==> flow/design.v <==
`timescale 1ns / 1ps
module MUX2x1(
    input [15:0] ch1,
    input [15:0] ch2,
    input sel,
    output reg [15:0] out
    );
	 always @(sel or ch1 or ch2) begin
		case(sel)
			1'b0 : out  = ch1;
			1'b1 : out  = ch2;
		endcase
	 end
endmodule
`timescale 1ns / 1ps
module MUX2x1_Br(
    input [5:0] ch1,
    input [5:0] ch2,
    input sel,
    output reg [5:0] out
    );
	 always @(sel or ch1 or ch2) begin
		case(sel)
			1'b0 : out  = ch1;
			1'b1 : out  = ch2;
		endcase
	 end
endmodule
`timescale 1ns / 1ps
module Program_Counter(
    input clk,
	 input rst,
	 input [5:0] target,
    output reg [5:0] pc_out
    );
	 always @(posedge clk or posedge rst)
		if(rst)begin
			pc_out <= 0;
		end
		else begin
			pc_out <= target;
	 end
endmodule
`timescale 1ns/1ps
module Register_File_main(
					input clk,
					input rst,
					input [3:0] read_add_1,
					input [3:0] read_add_2,
					input [3:0] wr_reg_add,
					input wr_en,
					input [15:0] wr_data,
					output [15:0] read_data_1,
					output [15:0] read_data_2
					);
					reg [15:0] reg_file [15:0];
					always @ (posedge clk or posedge rst) begin 
						if(rst) begin
							reg_file[0]  = 0;
							reg_file[1]  = 0;
							reg_file[2]  = 0;
							reg_file[3]  = 0;
							reg_file[4]  = 0;
							reg_file[5]  = 0;
							reg_file[6]  = 0;
							reg_file[7]  = 0;
							reg_file[8]  = 0;
							reg_file[9]  = 0;
							reg_file[10] = 0;
							reg_file[11] = 0;
							reg_file[12] = 0;
							reg_file[13] = 0;
							reg_file[14] = 0;
							reg_file[15] = 0;
						end
						else if (wr_en == 1) begin
							reg_file[wr_reg_add] = wr_data;
						end
					end
					assign read_data_1 = reg_file[read_add_1];
					assign read_data_2 = reg_file[read_add_2];
endmodule			
`timescale 1ns / 1ps
   module Control_Unit(
    input [3:0] opcode,
    output reg [2:0] alu_op,
    output reg reg_wr,
    output reg reg_dst,
    output reg alu_src,
    output reg jump,
	 output reg jeq,
	 output reg jr,
    output reg cmp,
	 output reg mov,
	 output reg li,
    output reg mem_rd,
    output reg mem_wr,
    output reg mem_to_reg
    );
	 always @(opcode)begin
		case(opcode)
			4'b0000 :	begin 
				alu_op		<= 3'b111;
				reg_wr 		<= 1'b0 ;	
				reg_dst 		<= 1'b0 ;	
				alu_src 		<= 1'b0 ;	
				jump	 		<= 1'b0 ;	
				jeq	 		<= 1'b0 ;
				jr		 		<= 1'b0 ;
				cmp	 		<= 1'b0 ;	
				mov 			<= 1'b0 ;
				li 			<= 1'b0 ;
				mem_rd 		<= 1'b0 ;	
				mem_wr 		<= 1'b0 ;	
				mem_to_reg 	<= 1'b0 ;	
				end
			4'b0001 :	begin	 
				alu_op		<= 3'b000;
				reg_wr 		<= 1'b1 ;	
				reg_dst 		<= 1'b0 ;	
				alu_src 		<= 1'b0 ;	
				jump	 		<= 1'b0 ;	
				jeq	 		<= 1'b0 ;
				jr		 		<= 1'b0 ;
				cmp	 		<= 1'b0 ;	
				mov 			<= 1'b0 ;
				li 			<= 1'b0 ;
				mem_rd 		<= 1'b0 ;	
				mem_wr 		<= 1'b0 ;	
				mem_to_reg 	<= 1'b0 ;	
				end
			4'b0010 :	begin	 
				alu_op		<= 3'b000;	
				reg_wr 		<= 1'b1 ;		
				reg_dst 		<= 1'b0 ;		
				alu_src 		<= 1'b1 ;		
				jump	 		<= 1'b0 ;		
				jeq	 		<= 1'b0 ;
				jr		 		<= 1'b0 ;
				cmp	 		<= 1'b0 ;	
				mov 			<= 1'b0 ;
				li 			<= 1'b0 ;
				mem_rd 		<= 1'b0 ;		
				mem_wr 		<= 1'b0 ;		
				mem_to_reg 	<= 1'b0 ;	
				end
			4'b0011 :	begin  
				alu_op		<= 3'b001;	
				reg_wr 		<= 1'b1 ;		
				reg_dst 		<= 1'b0 ;		
				alu_src 		<= 1'b0 ;		
				jump	 		<= 1'b0 ;		
				jeq	 		<= 1'b0 ;
				jr		 		<= 1'b0 ;
				cmp	 		<= 1'b0 ;	
				mov 			<= 1'b0 ;
				li 			<= 1'b0 ;
				mem_rd 		<= 1'b0 ;		
				mem_wr 		<= 1'b0 ;		
				mem_to_reg 	<= 1'b0 ;	
				end
			4'b0100 :   begin  
				alu_op		<= 3'b010;	
				reg_wr 		<= 1'b1 ;		
				reg_dst 		<= 1'b0 ;		
				alu_src 		<= 1'b0 ;		
				jump	 		<= 1'b0 ;		
				jeq	 		<= 1'b0 ;
				jr		 		<= 1'b0 ;
				cmp	 		<= 1'b0 ;	
				mov 			<= 1'b0 ;
				li 			<= 1'b0 ;				
				mem_rd 		<= 1'b0 ;		
				mem_wr 		<= 1'b0 ;		
				mem_to_reg 	<= 1'b0 ;	
				end
			4'b0101 :   begin  
				alu_op		<= 3'b011;
				reg_wr 		<= 1'b1 ;	
				reg_dst 		<= 1'b0 ;	
				alu_src 		<= 1'b0 ;	
				jump	 		<= 1'b0 ;	
				jeq	 		<= 1'b0 ;
				jr		 		<= 1'b0 ;
				cmp	 		<= 1'b0 ;	
				mov 			<= 1'b0 ;
				li 			<= 1'b0 ;
				mem_rd 		<= 1'b0 ;	
				mem_wr 		<= 1'b0 ;	
				mem_to_reg 	<= 1'b0 ;	
				end
			4'b0110 :	begin  
				alu_op		<= 3'b100;	
				reg_wr 		<= 1'b1 ;		
				reg_dst 		<= 1'b0 ;		
				alu_src 		<= 1'b0 ;		
				jump	 		<= 1'b0 ;		
				jeq	 		<= 1'b0 ;
				jr		 		<= 1'b0 ;
				cmp	 		<= 1'b0 ;	
				mov 			<= 1'b0 ;
				li 			<= 1'b0 ;				
				mem_rd 		<= 1'b0 ;		
				mem_wr 		<= 1'b0 ;		
				mem_to_reg 	<= 1'b0 ;		
				end
			4'b0111 :   begin  
				alu_op		<= 3'b111;
				reg_wr 		<= 1'b0 ;	
				reg_dst 		<= 1'b0 ;	
				alu_src 		<= 1'b0 ;	
				jump	 		<= 1'b0 ;	
				jeq	 		<= 1'b1 ;
				jr		 		<= 1'b0 ;
				cmp	 		<= 1'b0 ;	
				mov 			<= 1'b0 ;
				li 			<= 1'b0 ;
				mem_rd 		<= 1'b0 ;	
				mem_wr 		<= 1'b0 ;	
				mem_to_reg 	<= 1'b0 ;	
				end
			4'b1000 :   begin  
				alu_op		<= 3'b111;
				reg_wr 		<= 1'b1 ;	
				reg_dst 		<= 1'b0 ;	
				alu_src 		<= 1'b0 ;	
				jump	 		<= 1'b0 ;	
				jeq	 		<= 1'b0 ;
				jr		 		<= 1'b0 ;
				cmp	 		<= 1'b1 ;	
				mov 			<= 1'b0 ;
				li 			<= 1'b0 ;
				mem_rd 		<= 1'b0 ;	
				mem_wr 		<= 1'b0 ;	
				mem_to_reg 	<= 1'b0 ;	
				end
			4'b1001 :	begin  
				alu_op		<= 3'b111;
				reg_wr 		<= 1'b1 ;	
				reg_dst 		<= 1'b0 ;	
				alu_src 		<= 1'b0 ;	
				jump	 		<= 1'b0 ;	
				jeq	 		<= 1'b0 ;
				jr		 		<= 1'b0 ;
				cmp	 		<= 1'b0 ;	
				mov 			<= 1'b1 ;
				li 			<= 1'b0 ;
				mem_rd 		<= 1'b0 ;	
				mem_wr 		<= 1'b0 ;	
				mem_to_reg 	<= 1'b0 ;	
				end
			4'b1010 :   begin  
				alu_op		<= 3'b111;
				reg_wr 		<= 1'b0 ;	
				reg_dst 		<= 1'b0 ;	
				alu_src 		<= 1'b0 ;	
				jump	 		<= 1'b1 ;	
				jeq	 		<= 1'b0 ;	
				jr		 		<= 1'b0 ;
				cmp	 		<= 1'b0 ;
				mov 			<= 1'b0 ;
				li 			<= 1'b0 ;
				mem_rd 		<= 1'b0 ;	
				mem_wr 		<= 1'b0 ;	
				mem_to_reg 	<= 1'b0 ;	
				end
			4'b1011 :   begin  
				alu_op		<= 3'b111;
				reg_wr 		<= 1'b0 ;	
				reg_dst 		<= 1'b0 ;	
				alu_src 		<= 1'b0 ;	
				jump	 		<= 1'b0 ;	
				jeq	 		<= 1'b0 ;	
				jr		 		<= 1'b1 ;
				cmp	 		<= 1'b0 ;	
				mov 			<= 1'b0 ;
				li 			<= 1'b0 ;
				mem_rd 		<= 1'b0 ;	
				mem_wr 		<= 1'b0 ;	
				mem_to_reg 	<= 1'b0 ;	
				end
			4'b1100 :	begin  
				alu_op		<= 3'b000;
				reg_wr 		<= 1'b1 ;	
				reg_dst 		<= 1'b0 ;	
				alu_src 		<= 1'b1 ;	
				jump	 		<= 1'b0 ;	
				jeq	 		<= 1'b0 ;	
				jr		 		<= 1'b0 ;
				cmp	 		<= 1'b0 ;	
				mov 			<= 1'b0 ;
				li 			<= 1'b0 ;
				mem_rd 		<= 1'b1 ;	
				mem_wr 		<= 1'b0 ;	
				mem_to_reg 	<= 1'b1 ;	
				end
			4'b1101 :   begin  
				alu_op		<= 3'b000;
				reg_wr 		<= 1'b0 ;	
				reg_dst 		<= 1'b0 ;	
				alu_src 		<= 1'b1 ;	
				jump	 		<= 1'b0 ;	
				jeq	 		<= 1'b0 ;
				jr		 		<= 1'b0 ;
				cmp	 		<= 1'b0 ;	
				mov 			<= 1'b0 ;
				li 			<= 1'b0 ;
				mem_rd 		<= 1'b0 ;	
				mem_wr 		<= 1'b1 ;	
				mem_to_reg 	<= 1'b0 ;	
				end
			4'b1110 :   begin  
				alu_op		<= 3'b111;
				reg_wr 		<= 1'b1 ;	
				reg_dst 		<= 1'b0 ;	
				alu_src 		<= 1'b1 ;	
				jump	 		<= 1'b0 ;	
				jeq	 		<= 1'b0 ;
				jr		 		<= 1'b0 ;
				cmp	 		<= 1'b0 ;	
				mov 			<= 1'b0 ;
				li 			<= 1'b1 ;
				mem_rd 		<= 1'b0 ;	
				mem_wr 		<= 1'b0 ;	
				mem_to_reg 	<= 1'b0 ;	
				end
			4'b1111 :	begin  
				alu_op		<= 3'b111;
				reg_wr 		<= 1'b1 ;	
				reg_dst 		<= 1'b0 ;	
				alu_src 		<= 1'b0 ;	
				jump	 		<= 1'b0 ;	
				jeq	 		<= 1'b0 ;
				jr		 		<= 1'b0 ;
				cmp	 		<= 1'b0 ;	
				mov 			<= 1'b0 ;
				li 			<= 1'b0 ;
				mem_rd 		<= 1'b0 ;	
				mem_wr 		<= 1'b0 ;	
				mem_to_reg 	<= 1'b0 ;	
				end
			default :   begin 
				alu_op		<= 3'b111;	
				reg_wr 		<= 1'b0 ;	
				reg_dst 		<= 1'b0 ;	
				alu_src 		<= 1'b0 ;	
				jump	 		<= 1'b0 ;	
				jeq	 		<= 1'b0 ;
				jr		 		<= 1'b0 ;
				cmp	 		<= 1'b0 ;	
				mov 			<= 1'b0 ;
				li 			<= 1'b0 ;
				mem_rd 		<= 1'b0 ;	
				mem_wr 		<= 1'b0 ;	
				mem_to_reg 	<= 1'b0 ;	
				end        
		endcase
	 end
endmodule
`timescale 1ns / 1ps
module ALU_Main(
    input [15:0] d_in_1,
    input [15:0] d_in_2,
    input [2:0] alu_op,
    output reg z_flag,
    output reg [15:0] alu_out,
    output reg a_grt_b,
    output reg b_grt_a
    );
	 wire [15:0] d_out1;
	 wire [15:0] d_out2;
	 wire [15:0] d_out3; 
	 wire [15:0] d_out4; 
	 wire [15:0] d_out5; 
	 wire d_out6; 
	 wire d_out7; 
	 wire [15:0] d_out8; 
	 always @(d_in_1, d_in_2, alu_op,d_out1, d_out2, d_out3, d_out4, d_out5, d_out6, d_out7, d_out8) begin
			case(alu_op)
				3'b000 : begin 	alu_out[15:0] 	= d_out1	;  end
				3'b001 : begin 	alu_out 			= d_out2 ;	end
				3'b010 : begin 	alu_out[15:0] 	= d_out3 ;  end
				3'b011 : begin 	alu_out[15:0] 	= d_out4 ;  end
				3'b100 : begin 	alu_out[15:0] 	= d_out5 ;  end
				3'b101 : begin 	alu_out[0] 		= d_out6 ; alu_out[15:1]  = 0; end
				3'b110 : begin 	alu_out[0] 		= d_out7 ; alu_out[15:1]  = 0; end
				3'b111 : begin 	alu_out[15:0] 	= d_out8 ;  end
				default: begin 	alu_out[15:0] 	= 16'h0000;	end
			endcase 
		end
		assign d_out1 = d_in_1 + d_in_2;
		assign d_out2 = d_in_1 * d_in_2;
		assign d_out3 = d_in_1 & d_in_2;
		assign d_out4 = d_in_1 | d_in_2;
		assign d_out5 = d_in_1 / 2;
		assign d_out6 = d_in_1 > d_in_2;
		assign d_out7 = d_in_1 < d_in_2;
		assign d_out8 = d_in_1 - d_in_2;
		always @(d_out6 or d_out7) begin 
			if(d_out6 == 1)begin
				a_grt_b <= 1;
				b_grt_a <=0;
				z_flag <= 0;
			end
			else if(d_out7  == 1) begin
					a_grt_b <= 0;
					b_grt_a <=1;
					z_flag <= 0;
			end
			else begin
				a_grt_b <= 0;
				b_grt_a <=0;
				z_flag <= 1;
			end
		end
endmodule
`timescale 1ns / 1ps
module cpu_core(
    input clk,
    input rst,
	 output [5:0] pc_out,
	 input [15:0] instr_out,
	 input [15:0] mem_Data_in,
	 output mem_wr,
	 output mem_rd,
	 output [15:0] reg_Data_2,
	 output [5:0] data_mem_address
    );
	 wire [5:0] pc_target;
	 Program_Counter pc(clk,	rst,		pc_target,		pc_out);
	 wire  [5:0] pc_next;
	 assign pc_next = pc_out + 1;
	 wire [3:0] opcode,		reg_Rs,		reg_Rt,		reg_Rd;
	 wire [15:0] imm_offset;
	 wire [5:0] j_offset;
	 wire [3:0] jeq_offset;
	 wire [7:0] li_offset;
	 assign opcode 		=		instr_out	[15:12];
	 assign reg_Rd 		=		instr_out	[11:8];
	 assign reg_Rs 		=		instr_out	[7:4];
	 assign reg_Rt 		=		instr_out	[3:0];
	 assign imm_offset 	=		instr_out	[3:0]; 
	 assign li_offset		=		instr_out	[7:0];
	 assign j_offset 		=		instr_out	[5:0];
	 assign jeq_offset   = 		instr_out	[11:8];
	 reg [3:0] reg_Rd_mxd;
	 wire reg_dest;
	 wire [15:0] reg_write_Data, reg_Data_1, reg_Write_D, reg_Write_s1, reg_Write_s2;
	 always @(reg_dest or reg_Rd or reg_Rt) begin
		case(reg_dest)
			1'b0 : reg_Rd_mxd  = reg_Rd;
			1'b1 : reg_Rd_mxd  = reg_Rt;
		endcase
	 end
	 Register_File_main reg_file (clk,		rst,		reg_Rs,		reg_Rt,		reg_Rd_mxd,		reg_wr,		reg_Write_D,		reg_Data_1,		reg_Data_2);
	 wire [2:0] alu_op;
	 wire alu_src, op_jump, op_jeq, op_jr, op_cmp, op_mov, op_li, m2r;
	 Control_Unit cu(opcode,		alu_op,		reg_wr,		reg_dest,		alu_src,		op_jump,		op_jeq,		op_jr,	op_cmp,	op_mov,	op_li, 	mem_rd,		mem_wr,		m2r);
	 wire z_flag, agb, bga;
	 reg [15:0] imm_offset_se;
	 always @ (imm_offset) begin
		if(imm_offset[3] == 0) begin
			imm_offset_se <= {12'b000000000000,imm_offset};		 
			end
			else begin 
				imm_offset_se <= {12'b111111111111,imm_offset};	 
			end
	end
	 wire [15:0] alu_Out;
	 assign data_mem_address = alu_Out[5:0];
	 wire [15:0] alu_src_2;
	 MUX2x1 mxalusrc (reg_Data_2,	imm_offset_se,	alu_src,	alu_src_2);
	 ALU_Main alu ( reg_Data_1,	alu_src_2,		alu_op,	z_flag,	alu_Out,		agb,	bga);
	wire [5:0] jr_target, mxj_return;
	assign jr_target = reg_Data_1[5:0];  
	wire j_control;
	assign j_control = op_jump;
	wire [5:0] j_target;
	assign j_target = j_offset[5:0];
	wire jeq_ok;
	wire [5:0] mxjr_return;
	assign jeq_ok = op_jeq & z_flag;
	wire [5:0] jeq_target;
	assign jeq_target = {2'b00,jeq_offset};
	MUX2x1_Br mx_j_pc (pc_next, j_target, j_control, mxj_return);
	MUX2x1_Br mx_jr (mxj_return,	jr_target,	op_jr,	mxjr_return);
	MUX2x1_Br mx_jeq (mxjr_return,	jeq_target,	jeq_ok,	pc_target);
	MUX2x1 mxm2r (alu_Out,	mem_Data_in,	m2r,	reg_write_Data);
	reg [15:0] cmp_DS;
	always @(op_cmp or z_flag or agb or bga)begin
		if(z_flag)begin
			cmp_DS <= 16'hffff;
		end
		else if(agb)begin
			cmp_DS <= 16'h00ff;
		end
		else if(bga) begin
			cmp_DS <= 16'hff00;
		end
		else 
			cmp_DS <= 16'h0000;
	end
	MUX2x1 mxcmp (reg_write_Data,	cmp_DS,	op_cmp,	reg_Write_s1);
	reg  [15:0] li_offset_se;
	always @ (li_offset) begin
		if(li_offset[7] == 0) begin
			li_offset_se <= {4'b0000,li_offset};		 
			end
			else begin 
				li_offset_se <= {4'b1111,li_offset};	 
			end
	end
	MUX2x1 mxli (reg_Write_s1,	li_offset_se,	op_li,	reg_Write_s2);
	MUX2x1 mxmov (reg_Write_s2,	reg_Data_1,	op_mov,	reg_Write_D);
endmodule
Reports on cpu_core
Tool output for the design above before and after an edit, in the order of the flow.
"orig" refers to lines of the RTL above, "edited" to lines of the edited file.
"diff": "edited" minus "orig" as printed here.
Cell names lack the library's common part.
{"block": "setup", "top": "cpu_core", "clock": "clk", "library": "sky130hd", "pvt_corner": "tt_025C_1v80"}

The edit
The edit as a unified diff against the file above.
A script made this edit. It changes what the design does and was not meant as an optimisation.
begin of diff
@@ -390,5 +390,5 @@
 		end
 		assign d_out1 = d_in_1 + d_in_2;
-		assign d_out2 = d_in_1 * d_in_2;
+		assign d_out2 = d_in_1 & d_in_2;
 		assign d_out3 = d_in_1 & d_in_2;
 		assign d_out4 = d_in_1 | d_in_2;
end of diff

Word level
Yosys after proc, flatten, opt, wreduce and memory -nomap, before mapping. Print and check cells are not counted. Equal cells are merged and count once.
Memory sizes are those after Yosys's memory passes, which may raise the word count (mostly to a power of two), join words into wider ones and drop unused or constant bits.
{"block": "bits", "item": "regBits", "orig": 262, "edited": 262, "diff": 0}
{"block": "bits", "item": "rom_bits", "orig": 224, "edited": 224, "diff": 0}
{"block": "bits", "item": "memories", "orig": 1, "edited": 1, "diff": 0}
{"block": "bits", "item": "in_bits", "orig": 34, "edited": 34, "diff": 0}
{"block": "bits", "item": "output_inout_bits", "orig": 30, "edited": 30, "diff": 0}
{"block": "bits", "item": "word_cells", "orig": 179, "edited": 179, "diff": 0}
{"block": "mem_list", "item": "mem_shapes", "orig": "16 x 14 bit 1R0W", "edited": "16 x 14 bit 1R0W"}
{"block": "classes", "item": "add_sub_neg", "orig": 3, "edited": 3, "diff": 0}
{"block": "classes", "item": "n_mul", "orig": 1, "edited": 0, "diff": -1}
{"block": "classes", "item": "compare", "orig": 2, "edited": 2, "diff": 0}
{"block": "classes", "item": "n_eq", "orig": 52, "edited": 52, "diff": 0}
{"block": "classes", "item": "n_mux", "orig": 38, "edited": 38, "diff": 0}
{"block": "classes", "item": "n_logic", "orig": 28, "edited": 28, "diff": 0}
{"block": "classes", "item": "reduce_logical", "orig": 37, "edited": 38, "diff": 1}
{"block": "op_table", "operator": "multiplier 16 x 16 -> 16 bit", "orig": 1, "edited": 0, "diff": -1}
{"block": "op_table", "operator": "parallel mux 1 bit (select 8 bit)", "orig": 1, "edited": 0, "diff": -1}
{"block": "op_table", "operator": "parallel mux 15 bit (select 7 bit)", "orig": 1, "edited": 0, "diff": -1}
{"block": "op_table", "operator": "OR reduction 2 bit", "orig": 1, "edited": 2, "diff": 1}
{"block": "op_table", "operator": "parallel mux 1 bit (select 7 bit)", "orig": 0, "edited": 1, "diff": 1}
{"block": "op_table", "operator": "parallel mux 15 bit (select 6 bit)", "orig": 0, "edited": 1, "diff": 1}
Unchanged operator kinds not shown: 28.

Depth
Longest topological path by Yosys (ltp), each cell counted once; first at word level (registers and memories cut), then after technology mapping (sequential cells cut; the memories' decode and read muxes count).
{"block": "depth", "item": "depth_word", "orig": 13, "edited": 13, "diff": 0}
{"block": "depth", "item": "ABC_AREA", "orig": "0", "edited": "0"}
{"block": "depth", "item": "mapped_depth", "orig": 35, "edited": 25, "diff": -10}
{"block": "depth", "item": "mapped_depth_nobuf", "orig": 29, "edited": 20, "diff": -9}

Synthesis result
Source: synth_stat.txt of the flow (Yosys; design flattened, memories mapped). It holds for the ABC_AREA given above (unset counts as 0); a run with the other value may have another netlist.
{"block": "types", "type": "nor2_1", "orig": 244, "edited": 105, "diff": -139}
{"block": "types", "type": "nand2_1", "orig": 301, "edited": 170, "diff": -131}
{"block": "types", "type": "inv_1", "orig": 177, "edited": 57, "diff": -120}
{"block": "types", "type": "o21ai_0", "orig": 217, "edited": 109, "diff": -108}
{"block": "types", "type": "fa_1", "orig": 82, "edited": 2, "diff": -80}
{"block": "types", "type": "mux2_2", "orig": 99, "edited": 170, "diff": 71}
{"block": "types", "type": "a22oi_1", "orig": 42, "edited": 100, "diff": 58}
{"block": "types", "type": "ha_1", "orig": 102, "edited": 54, "diff": -48}
{"block": "types", "type": "mux2i_1", "orig": 65, "edited": 24, "diff": -41}
{"block": "types", "type": "a21oi_1", "orig": 139, "edited": 110, "diff": -29}
{"block": "types", "type": "o31ai_1", "orig": 29, "edited": 7, "diff": -22}
{"block": "types", "type": "xnor2_1", "orig": 29, "edited": 7, "diff": -22}
{"block": "types", "type": "o21ai_1", "orig": 10, "edited": 30, "diff": 20}
{"block": "types", "type": "nor2b_1", "orig": 32, "edited": 17, "diff": -15}
{"block": "types", "type": "buf_4", "orig": 22, "edited": 7, "diff": -15}
{"block": "types", "type": "nand4_1", "orig": 7, "edited": 22, "diff": 15}
{"block": "types", "type": "clkbuf_1", "orig": 110, "edited": 97, "diff": -13}
{"block": "types", "type": "buf_6", "orig": 17, "edited": 4, "diff": -13}
Unchanged cell types not shown: 13.
Not every row of either side is listed.
{"block": "mapped", "item": "mapped_cells", "orig": 2583, "edited": 1890, "diff": -693}
{"block": "mapped", "item": "mapped_area_um2", "orig": 22296.4, "edited": 17563.1, "diff": -4733.3}
{"block": "mapped", "item": "flip_flops", "orig": 262, "edited": 262, "diff": 0}
{"block": "mapped", "item": "buffers", "orig": 189, "edited": 152, "diff": -37}
By module: a second synthesis without flattening, with its own total; a netlist apart from the flattened one above.
{"block": "hier_totals", "item": "cells_unflattened", "orig": 2268, "edited": 1777, "diff": -491}
{"block": "hier_totals", "item": "hier_area_um2", "orig": 22487.8, "edited": 18636.6, "diff": -3851.2}
Each row is one instance without its submodules.
{"block": "modules_orig", "mod": "Register_File_main", "instances": 1, "cells": 1224, "mod_area_um2": 13979.7, "mod_seq_area_um2": 6406.1}
{"block": "modules_orig", "mod": "ALU_Main", "instances": 1, "cells": 871, "mod_area_um2": 6413.7, "mod_seq_area_um2": 0.0}
{"block": "modules_orig", "mod": "MUX2x1", "instances": 5, "cells": 18, "mod_area_um2": 249.0, "mod_seq_area_um2": 0.0}
{"block": "modules_orig", "mod": "MUX2x1_Br", "instances": 3, "cells": 7, "mod_area_um2": 101.3, "mod_seq_area_um2": 0.0}
{"block": "modules_orig", "mod": "Control_Unit", "instances": 1, "cells": 36, "mod_area_um2": 246.5, "mod_seq_area_um2": 0.0}
{"block": "modules_orig", "mod": "Program_Counter", "instances": 1, "cells": 7, "mod_area_um2": 153.9, "mod_seq_area_um2": 150.1}
{"block": "modules_orig", "mod": "cpu_core", "instances": 1, "cells": 19, "mod_area_um2": 145.1, "mod_seq_area_um2": 0.0}
{"block": "modules_edited", "mod": "Register_File_main", "instances": 1, "cells": 1224, "mod_area_um2": 13979.7, "mod_seq_area_um2": 6406.1}
{"block": "modules_edited", "mod": "ALU_Main", "instances": 1, "cells": 380, "mod_area_um2": 2562.5, "mod_seq_area_um2": 0.0}
{"block": "modules_edited", "mod": "MUX2x1", "instances": 5, "cells": 18, "mod_area_um2": 249.0, "mod_seq_area_um2": 0.0}
{"block": "modules_edited", "mod": "MUX2x1_Br", "instances": 3, "cells": 7, "mod_area_um2": 101.3, "mod_seq_area_um2": 0.0}
{"block": "modules_edited", "mod": "Control_Unit", "instances": 1, "cells": 36, "mod_area_um2": 246.5, "mod_seq_area_um2": 0.0}
{"block": "modules_edited", "mod": "Program_Counter", "instances": 1, "cells": 7, "mod_area_um2": 153.9, "mod_seq_area_um2": 150.1}
{"block": "modules_edited", "mod": "cpu_core", "instances": 1, "cells": 19, "mod_area_um2": 145.1, "mod_seq_area_um2": 0.0}

Path before layout
OpenSTA on the mapped netlist: ideal clock, no wires. The path of least setup slack (recovery checks aside). Input and output delay are each 20% of the period. Register names are those of the netlist, which keeps one name where synthesis merged equal registers.
{"block": "synth_timing", "item": "kind", "orig": "input -> output", "edited": "input -> output"}
{"block": "synth_timing", "item": "startpoint", "orig": "input port instr_out[4]", "edited": "input port instr_out[6]"}
{"block": "synth_timing", "item": "endpoint", "orig": "output port data_mem_address[5]", "edited": "output port data_mem_address[0]"}
{"block": "synth_timing", "item": "period_ps", "orig": 11000, "edited": 11000, "diff": 0}
{"block": "synth_timing", "item": "out_delay_ps", "orig": 2200, "edited": 2200, "diff": 0}
{"block": "synth_timing", "item": "arrival_ps", "orig": 6946, "edited": 6428, "diff": -518}
{"block": "synth_timing", "item": "setup_slack_ps", "orig": 1854, "edited": 2372, "diff": 518}
{"block": "synth_timing", "item": "delay_ps", "orig": 4746, "edited": 4228, "diff": -518}
{"block": "synth_timing", "item": "driving_pins", "orig": 23, "edited": 23, "diff": 0}
{"block": "synth_timing", "item": "synth_period_reached_ps", "orig": 9146, "edited": 8628, "diff": -518}
"delay_ps" = arrival - input delay + setup time.
At an output port there is no setup time.
"driving_pins" counts driving pins, that of a launching flip-flop among them; a cell with two outputs on the path counts twice.
"synth_period_reached_ps" is the clock period less the worst setup slack; recovery checks do not enter. This is arithmetic on one report: input and output delays are still those of the set period (20% each).
The rows between start and end are the longest chain of elaborated cells between them; the timing report does not say that the signal goes this way. Where chains are equally long, one stands for them.
Each line given opens the expression or statement behind the cell; cells for indexed reads and writes are added by Yosys, which also makes memories of some case tables.
{"block": "synth_via_orig", "path_cell_list": "buf_4 > buf_6 > buf_4 > buf_4 > buf_2 > o32ai_1 > a221oi_1 > a21oi_2 > clkinv_1 > nor2_1 > fa_1 > ha_1 > ha_1 > ha_1 > inv_1 > fa_1 > inv_1 > ha_1 > xnor2_1 > a21oi_1 > o221ai_1 > a221oi_1 > nor2_1", "elab_chain_len": 4}
{"block": "synth_rtl_orig", "item": "from (decl)", "line_no": 422, "source": "input [15:0] instr_out,"}
{"block": "synth_rtl_orig", "item": "equality test 4 bit", "line_no": 80, "source": "assign read_data_1 = reg_file[read_add_1];"}
{"block": "synth_rtl_orig", "item": "parallel mux 16 bit (select 16 bit)", "line_no": 80}
{"block": "synth_rtl_orig", "item": "multiplier 16 x 16 -> 16 bit", "line_no": 392, "source": "assign d_out2 = d_in_1 * d_in_2;"}
{"block": "synth_rtl_orig", "item": "parallel mux 15 bit (select 7 bit)", "line_no": 379, "source": "case(alu_op)"}
{"block": "synth_rtl_orig", "item": "to (decl)", "line_no": 427, "source": "output [5:0] data_mem_address"}
{"block": "synth_via_edited", "path_cell_list": "buf_2 > buf_4 > buf_4 > buf_2 > buf_2 > buf_2 > buf_1 > nand3_1 > a41o_1 > a31oi_1 > inv_1 > ha_1 > inv_1 > fa_1 > a21o_1 > a21oi_1 > o31ai_1 > nand3_1 > and3_1 > a211o_1 > nor4_1 > a211oi_1 > nor2_1", "elab_chain_len": 4}
{"block": "synth_rtl_edited", "item": "from (decl)", "line_no": 422, "source": "input [15:0] instr_out,"}
{"block": "synth_rtl_edited", "item": "equality test 4 bit", "line_no": 80, "source": "assign read_data_1 = reg_file[read_add_1];"}
{"block": "synth_rtl_edited", "item": "parallel mux 16 bit (select 16 bit)", "line_no": 80}
{"block": "synth_rtl_edited", "item": "subtractor 16 bit", "line_no": 398, "source": "assign d_out8 = d_in_1 - d_in_2;"}
{"block": "synth_rtl_edited", "item": "parallel mux 1 bit (select 7 bit)", "line_no": 379, "source": "case(alu_op)"}
{"block": "synth_rtl_edited", "item": "to (decl)", "line_no": 427, "source": "output [5:0] data_mem_address"}

Timing after layout
Path of least setup slack in the final report of the runs of pair 1 (OpenROAD, finished layout, wires in). Where an end is a register, its clock arrival counts in the times.
The path's times are printed in steps of 10 ps; the period is the one set.
{"block": "layout_timing", "item": "kind", "orig": "input -> output", "edited": "input -> output"}
{"block": "layout_timing", "item": "startpoint", "orig": "input port instr_out[6]", "edited": "input port instr_out[3]"}
{"block": "layout_timing", "item": "endpoint", "orig": "output port data_mem_address[5]", "edited": "output port data_mem_address[0]"}
{"block": "layout_timing", "item": "period_ps", "orig": 10900, "edited": 10900, "diff": 0}
{"block": "layout_timing", "item": "out_delay_ps", "orig": 2180, "edited": 2180, "diff": 0}
{"block": "layout_timing", "item": "arrival_ps", "orig": 8470, "edited": 7810, "diff": -660}
{"block": "layout_timing", "item": "setup_slack_ps", "orig": 250, "edited": 910, "diff": 660}
{"block": "layout_timing", "item": "driving_pins", "orig": 22, "edited": 19, "diff": -3}
The rows between start and end are the longest chain of elaborated cells between them; the timing report does not say that the signal goes this way. Where chains are equally long, one stands for them.
{"block": "layout_via_orig", "path_cell_list": "buf_2 > buf_4 > nor3b_1 > a2bb2oi_2 > a31oi_1 > or4_1 > o21a_1 > ha_1 > fa_1 > ha_1 > ha_1 > ha_1 > inv_1 > fa_1 > inv_1 > ha_1 > xnor2_1 > a21oi_1 > o221ai_1 > a221oi_1 > nor2_1 > clkdlybuf4s50_1", "elab_chain_len": 4}
{"block": "layout_rtl_orig", "item": "from (decl)", "line_no": 422, "source": "input [15:0] instr_out,"}
{"block": "layout_rtl_orig", "item": "equality test 4 bit", "line_no": 80, "source": "assign read_data_1 = reg_file[read_add_1];"}
{"block": "layout_rtl_orig", "item": "parallel mux 16 bit (select 16 bit)", "line_no": 80}
{"block": "layout_rtl_orig", "item": "multiplier 16 x 16 -> 16 bit", "line_no": 392, "source": "assign d_out2 = d_in_1 * d_in_2;"}
{"block": "layout_rtl_orig", "item": "parallel mux 15 bit (select 7 bit)", "line_no": 379, "source": "case(alu_op)"}
{"block": "layout_rtl_orig", "item": "to (decl)", "line_no": 427, "source": "output [5:0] data_mem_address"}
{"block": "layout_via_edited", "path_cell_list": "clkdlybuf4s50_1 > nand2_1 > nor3_2 > buf_4 > a22oi_1 > nand4_1 > o22a_1 > mux2i_1 > ha_1 > inv_1 > a21oi_1 > o31ai_1 > nand3_1 > and3_1 > a211o_1 > nor4_1 > a211oi_1 > nor2_1 > clkdlybuf4s50_1", "elab_chain_len": 5}
{"block": "layout_rtl_edited", "item": "from (decl)", "line_no": 422, "source": "input [15:0] instr_out,"}
{"block": "layout_rtl_edited", "item": "equality test 4 bit", "line_no": 81, "source": "assign read_data_2 = reg_file[read_add_2];"}
{"block": "layout_rtl_edited", "item": "parallel mux 16 bit (select 16 bit)", "line_no": 81}
{"block": "layout_rtl_edited", "item": "parallel mux 16 bit (select 2 bit)", "line_no": 9, "source": "case(sel)"}
{"block": "layout_rtl_edited", "item": "subtractor 16 bit", "line_no": 398, "source": "assign d_out8 = d_in_1 - d_in_2;"}
{"block": "layout_rtl_edited", "item": "parallel mux 1 bit (select 7 bit)", "line_no": 379, "source": "case(alu_op)"}
{"block": "layout_rtl_edited", "item": "to (decl)", "line_no": 427, "source": "output [5:0] data_mem_address"}

Layout results
Both versions went through the flow (Yosys, OpenROAD) with the same settings in each pair. Constraints: input delay and output delay 20% of the set period each, output load 0.01 pF.
{"block": "flow_settings_pair_1", "period_ns": 10.9, "CAP_MARGIN": 20, "CORE_MARGIN": 2, "CORE_UTILIZATION": 40, "SLEW_MARGIN": 20}
{"block": "measured_pair_1", "item": "ys_area_um2", "orig": 22296.4, "edited": 17563.1, "diff": -4733.3}
{"block": "measured_pair_1", "item": "design_die_area_um2", "orig": 57645.6, "edited": 45599.3, "diff": -12046.3}
{"block": "measured_pair_1", "item": "final_stdcell_area_um2", "orig": 25284.2, "edited": 20035.5, "diff": -5248.7}
{"block": "measured_pair_1", "item": "fin_util_frac", "orig": 0.459, "edited": 0.464, "diff": 0.005}
{"block": "measured_pair_1", "item": "ws_setup_ps", "orig": 255, "edited": 907, "diff": 652}
{"block": "measured_pair_1", "item": "setup_tns_ps", "orig": 0, "edited": 0, "diff": 0}
{"block": "measured_pair_1", "item": "timing.hold.ws_ps", "orig": 500, "edited": 521, "diff": 21}
{"block": "measured_pair_1", "item": "power_total_mw", "orig": 7.891, "edited": 5.382, "diff": -2.509}
{"block": "measured_pair_1", "item": "achievedPeriod_ps", "orig": 10645, "edited": 9993, "diff": -652}
{"block": "flow_settings_pair_2", "ABC_AREA": 1, "CELL_PAD_IN_SITES_DETAIL_PLACEMENT": 2, "CELL_PAD_IN_SITES_GLOBAL_PLACEMENT": 0, "CORE_ASPECT_RATIO": 0.51, "CORE_UTILIZATION": 25, "GPL_ROUTABILITY_DRIVEN": 1, "GPL_TIMING_DRIVEN": 0, "SLEW_MARGIN": 25, "period_ns": 11.4, "CAP_MARGIN": 20, "CORE_MARGIN": 2}
{"block": "measured_pair_2", "item": "ys_area_um2", "orig": 22602.9, "edited": 17115.2, "diff": -5487.7}
{"block": "measured_pair_2", "item": "design_die_area_um2", "orig": 92970.1, "edited": 70689.8, "diff": -22280.3}
{"block": "measured_pair_2", "item": "final_stdcell_area_um2", "orig": 26236.4, "edited": 19887.8, "diff": -6348.6}
{"block": "measured_pair_2", "item": "fin_util_frac", "orig": 0.294, "edited": 0.294, "diff": 0.000}
{"block": "measured_pair_2", "item": "ws_setup_ps", "orig": 87, "edited": 72, "diff": -15}
{"block": "measured_pair_2", "item": "setup_tns_ps", "orig": 0, "edited": 0, "diff": 0}
{"block": "measured_pair_2", "item": "timing.hold.ws_ps", "orig": 495, "edited": 488, "diff": -7}
{"block": "measured_pair_2", "item": "power_total_mw", "orig": 7.025, "edited": 5.044, "diff": -1.981}
{"block": "measured_pair_2", "item": "achievedPeriod_ps", "orig": 11313, "edited": 11328, "diff": 15}
"achievedPeriod_ps" means the clock period less the worst setup slack. The figure is calculated, with input and output delays left at 20% of the set period.
"power_total_mw" rests on the timing tool's default activity at the inputs, not on a simulated workload.
